==> flow/design.v <==
module axi_timer #(
  parameter AXI_ADDR_BW_p = 12     
) (
  input logic  clk,
  input logic  rst_n,
  input logic [AXI_ADDR_BW_p-1:0] i_axi_awaddr,
  input logic  i_axi_awvalid,
  input logic [31:0] i_axi_wdata,
  input logic i_axi_wvalid,
  input logic i_axi_bready,
  input logic [AXI_ADDR_BW_p-1:0] i_axi_araddr,
  input logic i_axi_arvalid,
  input logic i_axi_rready,
  output logic o_axi_awready,
  output logic o_axi_wready,
  output logic [1:0] o_axi_bresp,
  output logic o_axi_bvalid,
  output logic o_axi_arready,
  output logic [31:0] o_axi_rdata,
  output logic [1:0] o_axi_rresp,
  output logic o_axi_rvalid,
  output logic o_cnt0_en,
  output logic o_cnt0_reload,
  output logic o_cnt0_count_up,
  output logic [31:0] o_cnt0_load_value,
  output logic [31:0] o_cnt0_compare_value,
  input  logic [31:0] i_cnt0_value,
  output logic o_cnt1_en,
  output logic o_cnt1_reload,
  output logic o_cnt1_count_up,
  output logic o_cnt1_src,
  output logic [31:0] o_cnt1_load_value,
  output logic [31:0] o_cnt1_compare_value,
  input  logic [31:0] i_cnt1_value
);
  localparam logic [1:0] RESP_OKAY   = 2'b00;
  localparam logic [1:0] RESP_EXOKAY = 2'b01;
  localparam logic [1:0] RESP_SLVERR = 2'b10;
  localparam logic [1:0] RESP_DECERR = 2'b11;
  logic s_cnt0_en;
  logic s_cnt0_reload;
  logic s_cnt0_count_up;
  logic [31:0] s_cnt0_load_value;
  logic [31:0] s_cnt0_compare_value;
  logic s_cnt1_en;
  logic s_cnt1_reload;
  logic s_cnt1_count_up;
  logic s_cnt1_src;
  logic [31:0] s_cnt1_load_value;
  logic [31:0] s_cnt1_compare_value;
  assign o_cnt0_en = s_cnt0_en;
  assign o_cnt0_reload = s_cnt0_reload;
  assign o_cnt0_count_up = s_cnt0_count_up;
  assign o_cnt0_load_value = s_cnt0_load_value;
  assign o_cnt0_compare_value = s_cnt0_compare_value;
  assign o_cnt1_en = s_cnt1_en;
  assign o_cnt1_reload = s_cnt1_reload;
  assign o_cnt1_count_up = s_cnt1_count_up;
  assign o_cnt1_src = s_cnt1_src;
  assign o_cnt1_load_value = s_cnt1_load_value;
  assign o_cnt1_compare_value = s_cnt1_compare_value;
  logic [1:0]  c_axi_wresp;
  logic [3:0]  c_axi_wstrb;
  logic [31:0] c_axi_wdata;
  logic s_axi_wdata_buf_used;
  logic [31:0] s_axi_wdata_buf;
  logic [3:0]  s_axi_wstrb_buf;
  logic [1:0]  s_axi_bresp;
  logic [AXI_ADDR_BW_p-1:0] s_axi_awaddr_buf;
  logic [AXI_ADDR_BW_p-1:0] c_axi_awaddr;
  logic s_axi_awaddr_buf_used;
  logic s_axi_awvalid;
  logic s_axi_wvalid;
  logic s_axi_bvalid;
  logic s_axi_awready;
  logic s_axi_wready;
  logic s_awaddr_done;
  logic [AXI_ADDR_BW_p-1:0] s_axi_awaddr;
  assign o_axi_awready = !s_axi_awaddr_buf_used & s_axi_awvalid;
  assign o_axi_wready  = !s_axi_wdata_buf_used & s_axi_wvalid;
  logic write_response_stalled;
  logic valid_write_address;
  logic valid_write_data;
  assign write_response_stalled = o_axi_bvalid & ~i_axi_bready;
  assign valid_write_address = s_axi_awaddr_buf_used | (i_axi_awvalid & o_axi_awready);
  assign valid_write_data = s_axi_wdata_buf_used | (i_axi_wvalid & o_axi_wready);
  always_ff @(posedge clk) begin
    if (!rst_n) begin
      s_axi_awvalid <= 1'b0;
      s_axi_awaddr_buf_used <= 1'b0;
    end else begin
      s_axi_awvalid <= 1'b1;
      if (i_axi_awvalid && o_axi_awready && (write_response_stalled || !valid_write_data)) begin
        s_axi_awaddr_buf <= i_axi_awaddr;
        s_axi_awaddr_buf_used <= 1'b1;
      end else if (s_axi_awaddr_buf_used && valid_write_data && (!o_axi_bvalid || i_axi_bready)) begin
        s_axi_awaddr_buf_used <= 1'b0;
      end
    end
  end
  always_ff @(posedge clk) begin
    if (!rst_n) begin
      s_axi_wdata_buf_used <= 1'b0;
      s_axi_wvalid <= 1'b0;
    end else begin
      s_axi_wvalid <= 1'b1;
      if (i_axi_wvalid && o_axi_wready && (write_response_stalled || !valid_write_address)) begin
        s_axi_wdata_buf <= i_axi_wdata;
        s_axi_wdata_buf_used <= 1'b1;
      end else if (s_axi_wdata_buf_used && valid_write_address && (!o_axi_bvalid || i_axi_bready)) begin
        s_axi_wdata_buf_used <= 1'b0;
      end
    end
  end
  assign c_axi_awaddr = s_axi_awaddr_buf_used ? s_axi_awaddr_buf : i_axi_awaddr;
  assign c_axi_wdata  = s_axi_wdata_buf_used  ? s_axi_wdata_buf : i_axi_wdata;
  always_ff @(posedge clk) begin
    if (!rst_n) begin
      s_axi_bvalid <= 1'b0;
      s_cnt0_en <= 1'b0;
      s_cnt0_reload <= 1'b0;
      s_cnt0_count_up <= 1'b0;
      s_cnt0_load_value <= '0;
      s_cnt0_compare_value <= '0;
      s_cnt1_en <= 1'b0;
      s_cnt1_reload <= 1'b0;
      s_cnt1_count_up <= 1'b0;
      s_cnt1_src <= 1'b0;
      s_cnt1_load_value <= '0;
      s_cnt1_compare_value <= '0;
    end else begin
      if (valid_write_address && valid_write_data && (!o_axi_bvalid || i_axi_bready)) begin
        s_axi_bresp <= RESP_OKAY;
        s_axi_bvalid <= 1'b1;
        case (c_axi_awaddr[AXI_ADDR_BW_p-1:2])
          'd0 : begin
            s_cnt0_en <= c_axi_wdata[0];
            s_cnt0_reload <= c_axi_wdata[1];
            s_cnt0_count_up <= c_axi_wdata[2];
          end
          'd1 : begin
            s_cnt0_load_value <= c_axi_wdata;
          end
          'd2 : begin
            s_cnt0_compare_value <= c_axi_wdata;
          end
          'd4 : begin
            s_cnt1_en <= c_axi_wdata[0];
            s_cnt1_reload <= c_axi_wdata[1];
            s_cnt1_count_up <= c_axi_wdata[2];
            s_cnt1_src <= c_axi_wdata[3]; 
          end
          'd5 : begin
            s_cnt1_load_value <= c_axi_wdata;
          end
          'd6 : begin
            s_cnt1_compare_value <= c_axi_wdata;
          end
          default: begin
            s_axi_bresp <= RESP_SLVERR;
          end
        endcase
      end else if (o_axi_bvalid && i_axi_bready && !(valid_write_address && valid_write_data)) begin
        s_axi_bvalid <= 1'b0;
      end
    end
  end
  assign o_axi_bresp = s_axi_bresp;
  assign o_axi_bvalid = s_axi_bvalid;
  logic s_axi_rvalid;
  logic [31:0] s_axi_rdata;
  logic [1:0] s_axi_rresp;
  logic s_axi_arready;
  logic [AXI_ADDR_BW_p-1:0] s_araddr_buf;
  logic s_araddr_buf_used;
  logic [AXI_ADDR_BW_p-1:0] c_axi_araddr;
  always_ff @(posedge clk) begin
    if (!rst_n) begin
      s_araddr_buf_used <= 1'b0;
      s_axi_arready <= 1'b0;
    end else begin
      s_axi_arready <= 1'b1;
      if (i_axi_arvalid && o_axi_arready && o_axi_rvalid && !i_axi_rready) begin
        s_araddr_buf <= i_axi_araddr;
        s_araddr_buf_used <= 1'b1;
      end 
      else if (s_araddr_buf_used && (!o_axi_rvalid || i_axi_rready)) begin
        s_araddr_buf_used <= 1'b0;
      end
    end
  end
  assign c_axi_araddr = s_araddr_buf_used ? s_araddr_buf : i_axi_araddr;
  assign o_axi_arready = !s_araddr_buf_used & s_axi_arready;
  always_ff @(posedge clk) begin
    if (!rst_n) begin
      s_axi_rvalid <= 1'b0;
    end else begin
      if ((s_araddr_buf_used || (i_axi_arvalid && o_axi_arready)) && (!o_axi_rvalid || i_axi_rready)) begin
        s_axi_rresp <= RESP_OKAY;
        s_axi_rvalid <= 1'b1;
        s_axi_rdata <= '0;
        case (c_axi_araddr[AXI_ADDR_BW_p-1:2])
          'd0 : begin
            s_axi_rdata[0] <= s_cnt0_en;
            s_axi_rdata[1] <= s_cnt0_reload;
            s_axi_rdata[2] <= s_cnt0_count_up;
          end
          'd1 : begin
            s_axi_rdata <= s_cnt0_load_value;
          end
          'd2 : begin
            s_axi_rdata <= s_cnt0_compare_value;
          end
          'd3 : begin
            s_axi_rdata <= i_cnt0_value;
          end
          'd4 : begin
            s_axi_rdata[0] <= s_cnt1_en;
            s_axi_rdata[1] <= s_cnt1_reload; 
            s_axi_rdata[2] <= s_cnt1_count_up;
            s_axi_rdata[3] <= s_cnt1_src; 
          end
          'd5 : begin
            s_axi_rdata <= s_cnt1_load_value;
          end
          'd6 : begin
            s_axi_rdata <= s_cnt1_compare_value;
          end
          'd7 : begin
            s_axi_rdata <= i_cnt1_value;
          end
          default: begin
            s_axi_rdata <= 32'hdeaddead;
            s_axi_rresp <= RESP_SLVERR;
          end
        endcase
      end else if (o_axi_rvalid && i_axi_rready && !s_araddr_buf_used && !(i_axi_arvalid && o_axi_arready)) begin
        s_axi_rvalid <= 1'b0;
      end
    end
  end
  assign o_axi_rdata = s_axi_rdata;
  assign o_axi_rresp = s_axi_rresp;
  assign o_axi_rvalid = s_axi_rvalid;
endmodule
module timer_counter (
  input logic clk,
  input logic rst_n,
  input logic i_cnt0_en,
  input logic i_cnt0_reload,
  input logic i_cnt0_count_up,
  input logic [31:0] i_cnt0_load_value,
  input logic [31:0] i_cnt0_compare_value,
  input logic i_cnt1_en,
  input logic i_cnt1_reload,
  input logic i_cnt1_count_up,
  input logic i_cnt1_src,
  input logic [31:0] i_cnt1_load_value,
  input logic [31:0] i_cnt1_compare_value,
  output logic [31:0] o_cnt0_value,
  output logic [31:0] o_cnt1_value,
  output logic o_cnt0_done,
  output logic o_cnt1_done
);
  logic [31:0] s_cnt0_value;
  logic s_cnt0_done;
  logic [31:0] s_cnt1_value;
  logic s_cnt1_done;
  assign o_cnt0_done = s_cnt0_done & i_cnt0_en;
  assign o_cnt1_done = s_cnt1_done & i_cnt1_en; 
  assign o_cnt0_value = s_cnt0_value;
  assign o_cnt1_value = s_cnt1_value;
  always_ff @(posedge clk) begin
    if (!rst_n) begin
      s_cnt0_done <= 1'b0;
      s_cnt0_value <= '0;
    end else begin
      s_cnt0_done <= 1'b0;
      if (i_cnt0_en) begin
        if (i_cnt0_count_up) begin
          s_cnt0_value <= s_cnt0_value + 1;
        end else begin
          s_cnt0_value <= s_cnt0_value - 1;
        end
        if (s_cnt0_value == i_cnt0_compare_value) begin
          s_cnt0_done <= 1'b1;
          if (i_cnt0_reload) begin
            s_cnt0_value <= i_cnt0_load_value;
          end
        end
      end else begin
        s_cnt0_value <= i_cnt0_load_value;
      end
    end
  end
  always_ff @(posedge clk) begin
    if (!rst_n) begin
      s_cnt1_done <= 1'b0;
      s_cnt1_value <= '0;
    end else begin
      s_cnt1_done <= 1'b0;
      if (i_cnt1_en) begin
        if (!i_cnt1_src || (i_cnt1_src && s_cnt0_done)) begin
          if (i_cnt1_count_up) begin
            s_cnt1_value <= s_cnt1_value + 1;
          end else begin
            s_cnt1_value <= s_cnt1_value - 1;
          end
        end
        if (s_cnt1_value == i_cnt1_compare_value) begin
          s_cnt1_done <= 1'b1;
          if (i_cnt1_reload) begin
            s_cnt1_value <= i_cnt1_load_value;
          end
        end
      end else begin
        s_cnt1_value <= i_cnt1_load_value;
      end
    end
  end
endmodule
module axi_timer_counter_top #(
  parameter AXI_ADDR_BW_p = 12     
) (
  input logic  clk,
  input logic  rst_n,
  input logic [AXI_ADDR_BW_p-1:0] i_axi_awaddr,
  input logic  i_axi_awvalid,
  input logic [31:0] i_axi_wdata,
  input logic i_axi_wvalid,
  input logic i_axi_bready,
  input logic [AXI_ADDR_BW_p-1:0] i_axi_araddr,
  input logic i_axi_arvalid,
  input logic i_axi_rready,
  output logic o_axi_awready,
  output logic o_axi_wready,
  output logic [1:0] o_axi_bresp,
  output logic o_axi_bvalid,
  output logic o_axi_arready,
  output logic [31:0] o_axi_rdata,
  output logic [1:0] o_axi_rresp,
  output logic o_axi_rvalid,
  output logic o_cnt0_done,
  output logic o_cnt1_done
);
  logic s_cnt0_en;
  logic s_cnt0_reload;
  logic s_cnt0_count_up;
  logic [31:0] s_cnt0_load_value;
  logic [31:0] s_cnt0_compare_value;
  logic [31:0] s_cnt0_value;
  logic s_cnt1_en;
  logic s_cnt1_reload;
  logic s_cnt1_count_up;
  logic s_cnt1_src;
  logic [31:0] s_cnt1_load_value;
  logic [31:0] s_cnt1_compare_value;
  logic [31:0] s_cnt1_value;
  axi_timer #(
    .AXI_ADDR_BW_p ( AXI_ADDR_BW_p )
  ) axi_timer_inst (
    .clk                  ( clk                   ),
    .rst_n                ( rst_n                 ),
    .i_axi_awaddr         ( i_axi_awaddr          ),
    .i_axi_awvalid        ( i_axi_awvalid         ),
    .i_axi_wdata          ( i_axi_wdata           ),
    .i_axi_wvalid         ( i_axi_wvalid          ),
    .i_axi_bready         ( i_axi_bready          ),
    .i_axi_araddr         ( i_axi_araddr          ),
    .i_axi_arvalid        ( i_axi_arvalid         ),
    .i_axi_rready         ( i_axi_rready          ),
    .o_axi_awready        ( o_axi_awready         ),
    .o_axi_wready         ( o_axi_wready          ),
    .o_axi_bresp          ( o_axi_bresp           ),
    .o_axi_bvalid         ( o_axi_bvalid          ),
    .o_axi_arready        ( o_axi_arready         ),
    .o_axi_rdata          ( o_axi_rdata           ),
    .o_axi_rresp          ( o_axi_rresp           ),
    .o_axi_rvalid         ( o_axi_rvalid          ),
    .o_cnt0_en            ( s_cnt0_en             ),
    .o_cnt0_reload        ( s_cnt0_reload         ),
    .o_cnt0_count_up      ( s_cnt0_count_up       ),
    .o_cnt0_load_value    ( s_cnt0_load_value     ),
    .o_cnt0_compare_value ( s_cnt0_compare_value  ),
    .i_cnt0_value         ( s_cnt0_value          ),
    .o_cnt1_en            ( s_cnt1_en             ),
    .o_cnt1_reload        ( s_cnt1_reload         ),
    .o_cnt1_count_up      ( s_cnt1_count_up       ),
    .o_cnt1_src           ( s_cnt1_src            ),
    .o_cnt1_load_value    ( s_cnt1_load_value     ),
    .o_cnt1_compare_value ( s_cnt1_compare_value  ),
    .i_cnt1_value         ( s_cnt1_value          )
  );
  timer_counter timer_counter_inst (
    .clk                  ( clk                   ),
    .rst_n                ( rst_n                 ),
    .i_cnt0_en            ( s_cnt0_en             ),
    .i_cnt0_reload        ( s_cnt0_reload         ),
    .i_cnt0_count_up      ( s_cnt0_count_up       ),
    .i_cnt0_load_value    ( s_cnt0_load_value     ),
    .i_cnt0_compare_value ( s_cnt0_compare_value  ),
    .o_cnt0_value         ( s_cnt0_value          ),
    .i_cnt1_en            ( s_cnt1_en             ),
    .i_cnt1_reload        ( s_cnt1_reload         ),
    .i_cnt1_count_up      ( s_cnt1_count_up       ),
    .i_cnt1_src           ( s_cnt1_src            ),
    .i_cnt1_load_value    ( s_cnt1_load_value     ),
    .i_cnt1_compare_value ( s_cnt1_compare_value  ),
    .o_cnt1_value         ( s_cnt1_value          ),
    .o_cnt0_done          ( o_cnt0_done           ),
    .o_cnt1_done          ( o_cnt1_done           )
  );
endmodule
# Tool chain data of axi_timer_counter_top
# Each step is given for the RTL above and for the edited RTL.
# Lines under "orig" count in the file above, lines under "edited" in the edited file.
# "diff" is "edited" less "orig", of the values as shown; "rel_change_pct" is that difference over "orig", in percent.
# Operators carry their Yosys type and port widths (W data, S select, Z words).
# Cell names lack the library's common part.
# The mark - stands for no value.
# setup
top	axi_timer_counter_top
clock_port	clk
lib	sky130hd
corner	tt_025C_1v80

# The edit
# Unified diff, file above to edited file.
# This change comes from a script, not from a designer. The edited design behaves differently; no optimisation was intended.
# begin of diff
@@ -392,4 +392,7 @@
     .i_cnt1_value         ( s_cnt1_value          )
   );
+  wire [31:0] s_cnt1_value_0, s_cnt1_value_1;
+  wire o_cnt0_done_0, o_cnt0_done_1;
+  wire o_cnt1_done_0, o_cnt1_done_1;
   timer_counter timer_counter_inst (
     .clk                  ( clk                   ),
@@ -407,7 +410,17 @@
     .i_cnt1_load_value    ( s_cnt1_load_value     ),
     .i_cnt1_compare_value ( s_cnt1_compare_value  ),
-    .o_cnt1_value         ( s_cnt1_value          ),
-    .o_cnt0_done          ( o_cnt0_done           ),
-    .o_cnt1_done          ( o_cnt1_done           )
+    .o_cnt1_value         ( s_cnt1_value_0          ),
+    .o_cnt0_done          ( o_cnt0_done_0           ),
+    .o_cnt1_done          ( o_cnt1_done_0           )
   );
+  timer_counter timer_counter_inst_alt (.clk(clk), .rst_n(rst_n), .i_cnt0_en(s_cnt0_en),
+      .i_cnt0_reload(s_cnt0_reload), .i_cnt0_count_up(s_cnt0_count_up),
+      .i_cnt0_load_value(~s_cnt0_load_value), .i_cnt0_compare_value(s_cnt0_compare_value),
+      .i_cnt1_en(s_cnt1_en), .i_cnt1_reload(s_cnt1_reload), .i_cnt1_count_up(s_cnt1_count_up),
+      .i_cnt1_src(s_cnt1_src), .i_cnt1_load_value(s_cnt1_load_value),
+      .i_cnt1_compare_value(s_cnt1_compare_value), .o_cnt1_value(s_cnt1_value_1),
+      .o_cnt0_done(o_cnt0_done_1), .o_cnt1_done(o_cnt1_done_1));
+  assign s_cnt1_value = s_cnt1_value_0 ^ s_cnt1_value_1;
+  assign o_cnt0_done = o_cnt0_done_0 ^ o_cnt0_done_1;
+  assign o_cnt1_done = o_cnt1_done_0 ^ o_cnt1_done_1;
 endmodule
# end of diff

# Word-level counts
# Counts by Yosys on the flattened word-level netlist (proc, flatten, opt, wreduce; memories kept). Register bits leave out memories and registers merged into their read ports (data or address). Print and check cells are left out. Cells with the same type and inputs are merged into one.
# word_totals
item	orig	edited	diff	rel_change_pct
in_bits	63	63	0	0.00
register_bits	299	365	66	22.07
# op_classes
item	orig	edited	diff	rel_change_pct
add_sub_neg	4	8	4	100.00
reduce_logical	61	63	2	3.28
n_mux	32	43	11	34.38
n_logic	11	17	6	54.55
n_eq	14	16	2	14.29
# op_table
operator	orig	edited	diff	rel_change_pct
$mux W32	10	19	9	90.00
$mux W1	13	15	2	15.38
$and A1 B1 Y1	8	10	2	25.00
$add A32 B1 Y32 const B	2	4	2	100.00
$eq A32 B32 Y1	2	4	2	100.00
$sub A32 B1 Y32 const B	2	4	2	100.00
$xor A1 B1 Y1	0	2	2	-
$logic_and A1 B1 Y1	21	22	1	4.76
$logic_or A1 B1 Y1	6	7	1	16.67
$not A32 Y32	0	1	1	-
$xor A32 B32 Y32	0	1	1	-
# Unchanged operator kinds not shown: 16.

# Logic depth
# Depth = most cells in a row (Yosys ltp): at word level without a register or memory, in the mapped netlist without a sequential cell, where the memories' decode and read muxes count.
# depth
item	orig	edited	diff	rel_change_pct
word_depth	9	9	0	0.00
ABC_AREA	0	0	-	-
ltp_mapped	12	12	0	0.00

# Netlist
# Yosys stat after the flow's synthesis: flattened, memories mapped to cells. It holds for the ABC_AREA given above (unset counts as 0); a run with the other value may have another netlist.
# synth_totals
item	orig	edited	diff	rel_change_pct
cell_count	1627	2521	894	54.95
buf_cells	103	132	29	28.16
mapped_area_um2	15364.7	21936.0	6571.3	42.77
seq_area_um2	6726.5	8047.7	1321.2	19.64
ff_cells	293	359	66	22.53
# by_type
cell	orig	edited	diff	rel_change_pct
xnor2_1	30	182	152	506.67
nand2_1	77	198	121	157.14
a21oi_1	86	169	83	96.51
nor2_1	219	287	68	31.05
dfxtp_1	207	273	66	31.88
ha_1	60	120	60	100.00
o21ai_0	52	106	54	103.85
clkbuf_1	81	122	41	50.62
a211oi_1	142	180	38	26.76
nand4_1	14	50	36	257.14
nor3_1	21	56	35	166.67
inv_1	20	41	21	105.00
a21o_1	38	55	17	44.74
a31oi_1	20	37	17	85.00
nor2b_1	12	29	17	141.67
or3_1	6	22	16	266.67
xor2_1	79	64	-15	-18.99
nand3_1	46	61	15	32.61
# Unchanged cell types not shown: 10.
# Not every row of either side is listed.
# The figures by module come from a second, unflattened synthesis with its own total; it is not the netlist above.
# hier_totals
item	orig	edited	diff	rel_change_pct
hier_cells	1752	2666	914	52.17
area_unflattened_um2	16308.1	23172.2	6864.1	42.09
# Each row is one instance without its submodules.
# modules_orig
module	cells	mod_seq_area_um2	area_um2	instances
axi_timer (AXI_ADDR_BW_p=12)	904	5405.2	9862.0	1
timer_counter	848	1321.3	6446.2	1
axi_timer_counter_top	0	0.0	0.0	1
# modules_edited
module	cells	mod_seq_area_um2	area_um2	instances
timer_counter	848	1321.3	6446.2	2
axi_timer (AXI_ADDR_BW_p=12)	904	5405.2	9862.0	1
axi_timer_counter_top	66	0.0	417.9	1

# Worst setup path after synthesis
# OpenSTA on the mapped netlist: ideal clock, no wires. The path of least setup slack (recovery checks aside). Input and output delay are each 20% of the period. Register names are those of the netlist, which keeps one name where synthesis merged equal registers.
# synth_path
item	orig	edited	diff	rel_change_pct
kind	input port to flip-flop	flip-flop to flip-flop	-	-
startpoint	in rst_n	reg axi_timer_inst.s_cnt1_count_up	-	-
endpoint	reg axi_timer_inst.s_axi_wdata_buf[0]	reg timer_counter_inst.s_cnt1_value[30]	-	-
driving_pins	3	12	9	300.00
setup_time_ns	0.513	0.137	-0.376	-
required_time_ns	4.487	4.863	0.376	8.38
n_path_buf	1	0	-1	-100.00
slack_ns	-0.239	0.957	1.196	-
delay_ns	4.239	4.044	-0.195	-4.60
tclk_ns	5.0	5.0	0.0	0.00
input_delay_ns	1.000	-	-	-
launch_ns	1.000	0.000	-1.000	-100.00
arrival_ns	4.726	3.907	-0.819	-17.33
synth_period_reached_ns	5.239	4.043	-1.196	-22.83
# "delay_ns" is the arrival time less input delay plus setup time.
# "driving_pins" counts driving pins, that of a launching flip-flop among them; a cell with two outputs on the path counts twice.
# "synth_period_reached_ns" = period - worst setup slack (recovery checks aside). The figure is calculated, with input and output delays left at 20% of the set period.
# The rows between start and end are the longest chain of elaborated cells between them; the timing report does not say that the signal goes this way. Where chains are equally long, one stands for them.
# A line is the first line of the expression or statement that the cell stems from. Yosys adds cells for indexed reads and writes and turns some case tables into memories.
# At most two assigning lines are given for a register; there are more.
# synth_via_orig
path_cell_list	clkbuf_1 > nand2_1 > nor4b_1
elab_chain_len	1
cells_between	1
cone_lines	0
cone_classes	reduce/logical: 1
# synth_rtl_orig
item	line_no	rtl
start: declaration	326	input logic  rst_n,
$reduce_and A2 Y1	-
end: assignment	108	s_axi_wdata_buf <= i_axi_wdata;
end: declaration	66	logic [31:0] s_axi_wdata_buf;
# synth_via_edited
path_cell_list	dfxtp_1 > inv_1 > ha_1 > a211o_1 > a21oi_2 > or4b_1 > a221o_1 > o31ai_4 > o311ai_2 > a211o_1 > nand4_1 > a31oi_1
elab_chain_len	5
cells_between	5
cone_lines	5
cone_classes	mux: 5
# synth_rtl_edited
item	line_no	rtl
start: declaration	47	logic s_cnt1_count_up;
start: assignment	127	s_cnt1_count_up <= 1'b0;
start: assignment	150	s_cnt1_count_up <= c_axi_wdata[2];
$mux W32	304	if (i_cnt1_count_up) begin
$mux W32	303	if (!i_cnt1_src || (i_cnt1_src && s_cnt0_done)) begin
$mux W32	312	if (i_cnt1_reload) begin
$mux W32	310	if (s_cnt1_value == i_cnt1_compare_value) begin
$mux W32	302	if (i_cnt1_en) begin
end: assignment	305	s_cnt1_value <= s_cnt1_value + 1;
end: assignment	307	s_cnt1_value <= s_cnt1_value - 1;
end: declaration	267	logic [31:0] s_cnt1_value;

# Timing after layout
# From the final timing report of each run of set A: the path of least setup slack in the routed layout; clock arrival at registers is part of the times.
# layout_path
item	orig	edited	diff	rel_change_pct
kind	flip-flop to flip-flop	flip-flop to flip-flop	-	-
startpoint	reg axi_timer_inst.s_cnt0_count_up	reg axi_timer_inst.s_cnt1_count_up	-	-
endpoint	reg timer_counter_inst.s_cnt0_value[30]	reg timer_counter_inst_alt.s_cnt1_value[31]	-	-
arrival_ns	4.68	4.38	-0.30	-6.41
n_path_buf	0	1	1	-
slack_ns	0.79	1.12	0.33	-
launch_ns	0.59	0.56	-0.03	-5.08
setup_time_ns	0.12	0.07	-0.05	-
required_time_ns	5.47	5.50	0.03	0.55
tclk_ns	5.0	5.0	0.0	0.00
driving_pins	12	13	1	8.33
# The rows between start and end are the longest chain of elaborated cells between them; the timing report does not say that the signal goes this way. Where chains are equally long, one stands for them.
# At most two assigning lines are given for a register; there are more.
# layout_via_orig
path_cell_list	dfxtp_1 > inv_1 > ha_1 > nor2b_1 > o31a_1 > o31ai_1 > o211ai_1 > a211oi_1 > o31ai_1 > o21ai_0 > mux2i_1 > o211ai_1
elab_chain_len	4
cells_between	4
cone_lines	4
cone_classes	mux: 4
# layout_rtl_orig
item	line_no	rtl
start: declaration	42	logic s_cnt0_count_up;
start: assignment	122	s_cnt0_count_up <= 1'b0;
start: assignment	139	s_cnt0_count_up <= c_axi_wdata[2];
$mux W32	280	if (i_cnt0_count_up) begin
$mux W32	287	if (i_cnt0_reload) begin
$mux W32	285	if (s_cnt0_value == i_cnt0_compare_value) begin
$mux W32	279	if (i_cnt0_en) begin
end: assignment	281	s_cnt0_value <= s_cnt0_value + 1;
end: assignment	283	s_cnt0_value <= s_cnt0_value - 1;
end: declaration	265	logic [31:0] s_cnt0_value;
# layout_via_edited
path_cell_list	dfxtp_1 > inv_2 > buf_4 > ha_1 > o21ai_0 > o211ai_1 > nand2_1 > o21ai_0 > nand3_1 > a211oi_1 > nor3_1 > or3_1 > a31oi_1
elab_chain_len	5
cells_between	5
cone_lines	5
cone_classes	mux: 5
# layout_rtl_edited
item	line_no	rtl
start: declaration	47	logic s_cnt1_count_up;
start: assignment	127	s_cnt1_count_up <= 1'b0;
start: assignment	150	s_cnt1_count_up <= c_axi_wdata[2];
$mux W32	304	if (i_cnt1_count_up) begin
$mux W32	303	if (!i_cnt1_src || (i_cnt1_src && s_cnt0_done)) begin
$mux W32	312	if (i_cnt1_reload) begin
$mux W32	310	if (s_cnt1_value == i_cnt1_compare_value) begin
$mux W32	302	if (i_cnt1_en) begin
end: assignment	305	s_cnt1_value <= s_cnt1_value + 1;
end: assignment	307	s_cnt1_value <= s_cnt1_value - 1;
end: declaration	267	logic [31:0] s_cnt1_value;

# Measured runs
# Runs of the flow (Yosys, OpenROAD) on both versions; the two runs of a pair have the same settings. The constraints put input and output delay at 20% of the set period each and load the outputs with 0.01 pF.
# settings_set_A
CORE_UTILIZATION	40
period_ns	5.0
CAP_MARGIN	20
CORE_MARGIN	2
SLEW_MARGIN	20
# measured_set_A
item	orig	edited	diff	rel_change_pct
achievedPeriod_ns	4.213	3.883	-0.330	-7.83
total_die_area_um2	39996.0	56729.7	16733.7	41.84
timing.hold.ws_ns	0.493	0.524	0.031	-
synthesis_area_um2	15364.7	21936.0	6571.3	42.77
utilization_frac	0.476	0.463	-0.013	-
timing.setup.ws_ns	0.787	1.117	0.330	-
final_cell_area_um2	17968.5	25006.5	7038.0	39.17
timing.setup.tns_ns	0.000	0.000	0.000	-
# settings_set_B
ABC_AREA	0
CELL_PAD_IN_SITES_DETAIL_PLACEMENT	2
CELL_PAD_IN_SITES_GLOBAL_PLACEMENT	1
CORE_MARGIN	9
CORE_UTILIZATION	19
CTS_CLUSTER_SIZE	54
GPL_ROUTABILITY_DRIVEN	0
HOLD_SLACK_MARGIN	0.3
MAX_ROUTING_LAYER	met5
PLACE_DENSITY_LB_ADDON	0.08
SLEW_MARGIN	5
TNS_END_PERCENT	85
period_ns	4.81
CAP_MARGIN	20
# measured_set_B
item	orig	edited	diff	rel_change_pct
achievedPeriod_ns	3.663	3.691	0.028	0.76
total_die_area_um2	91427.6	128010.0	36582.4	40.01
timing.hold.ws_ns	0.496	0.549	0.053	-
synthesis_area_um2	15364.7	21936.0	6571.3	42.77
utilization_frac	0.241	0.233	-0.008	-
timing.setup.ws_ns	1.147	1.119	-0.028	-
final_cell_area_um2	19167.1	26654.3	7487.2	39.06
timing.setup.tns_ns	0.000	0.000	0.000	-
# "achievedPeriod_ns" = clock period - worst setup slack. The figure is calculated, with input and output delays left at 20% of the set period.
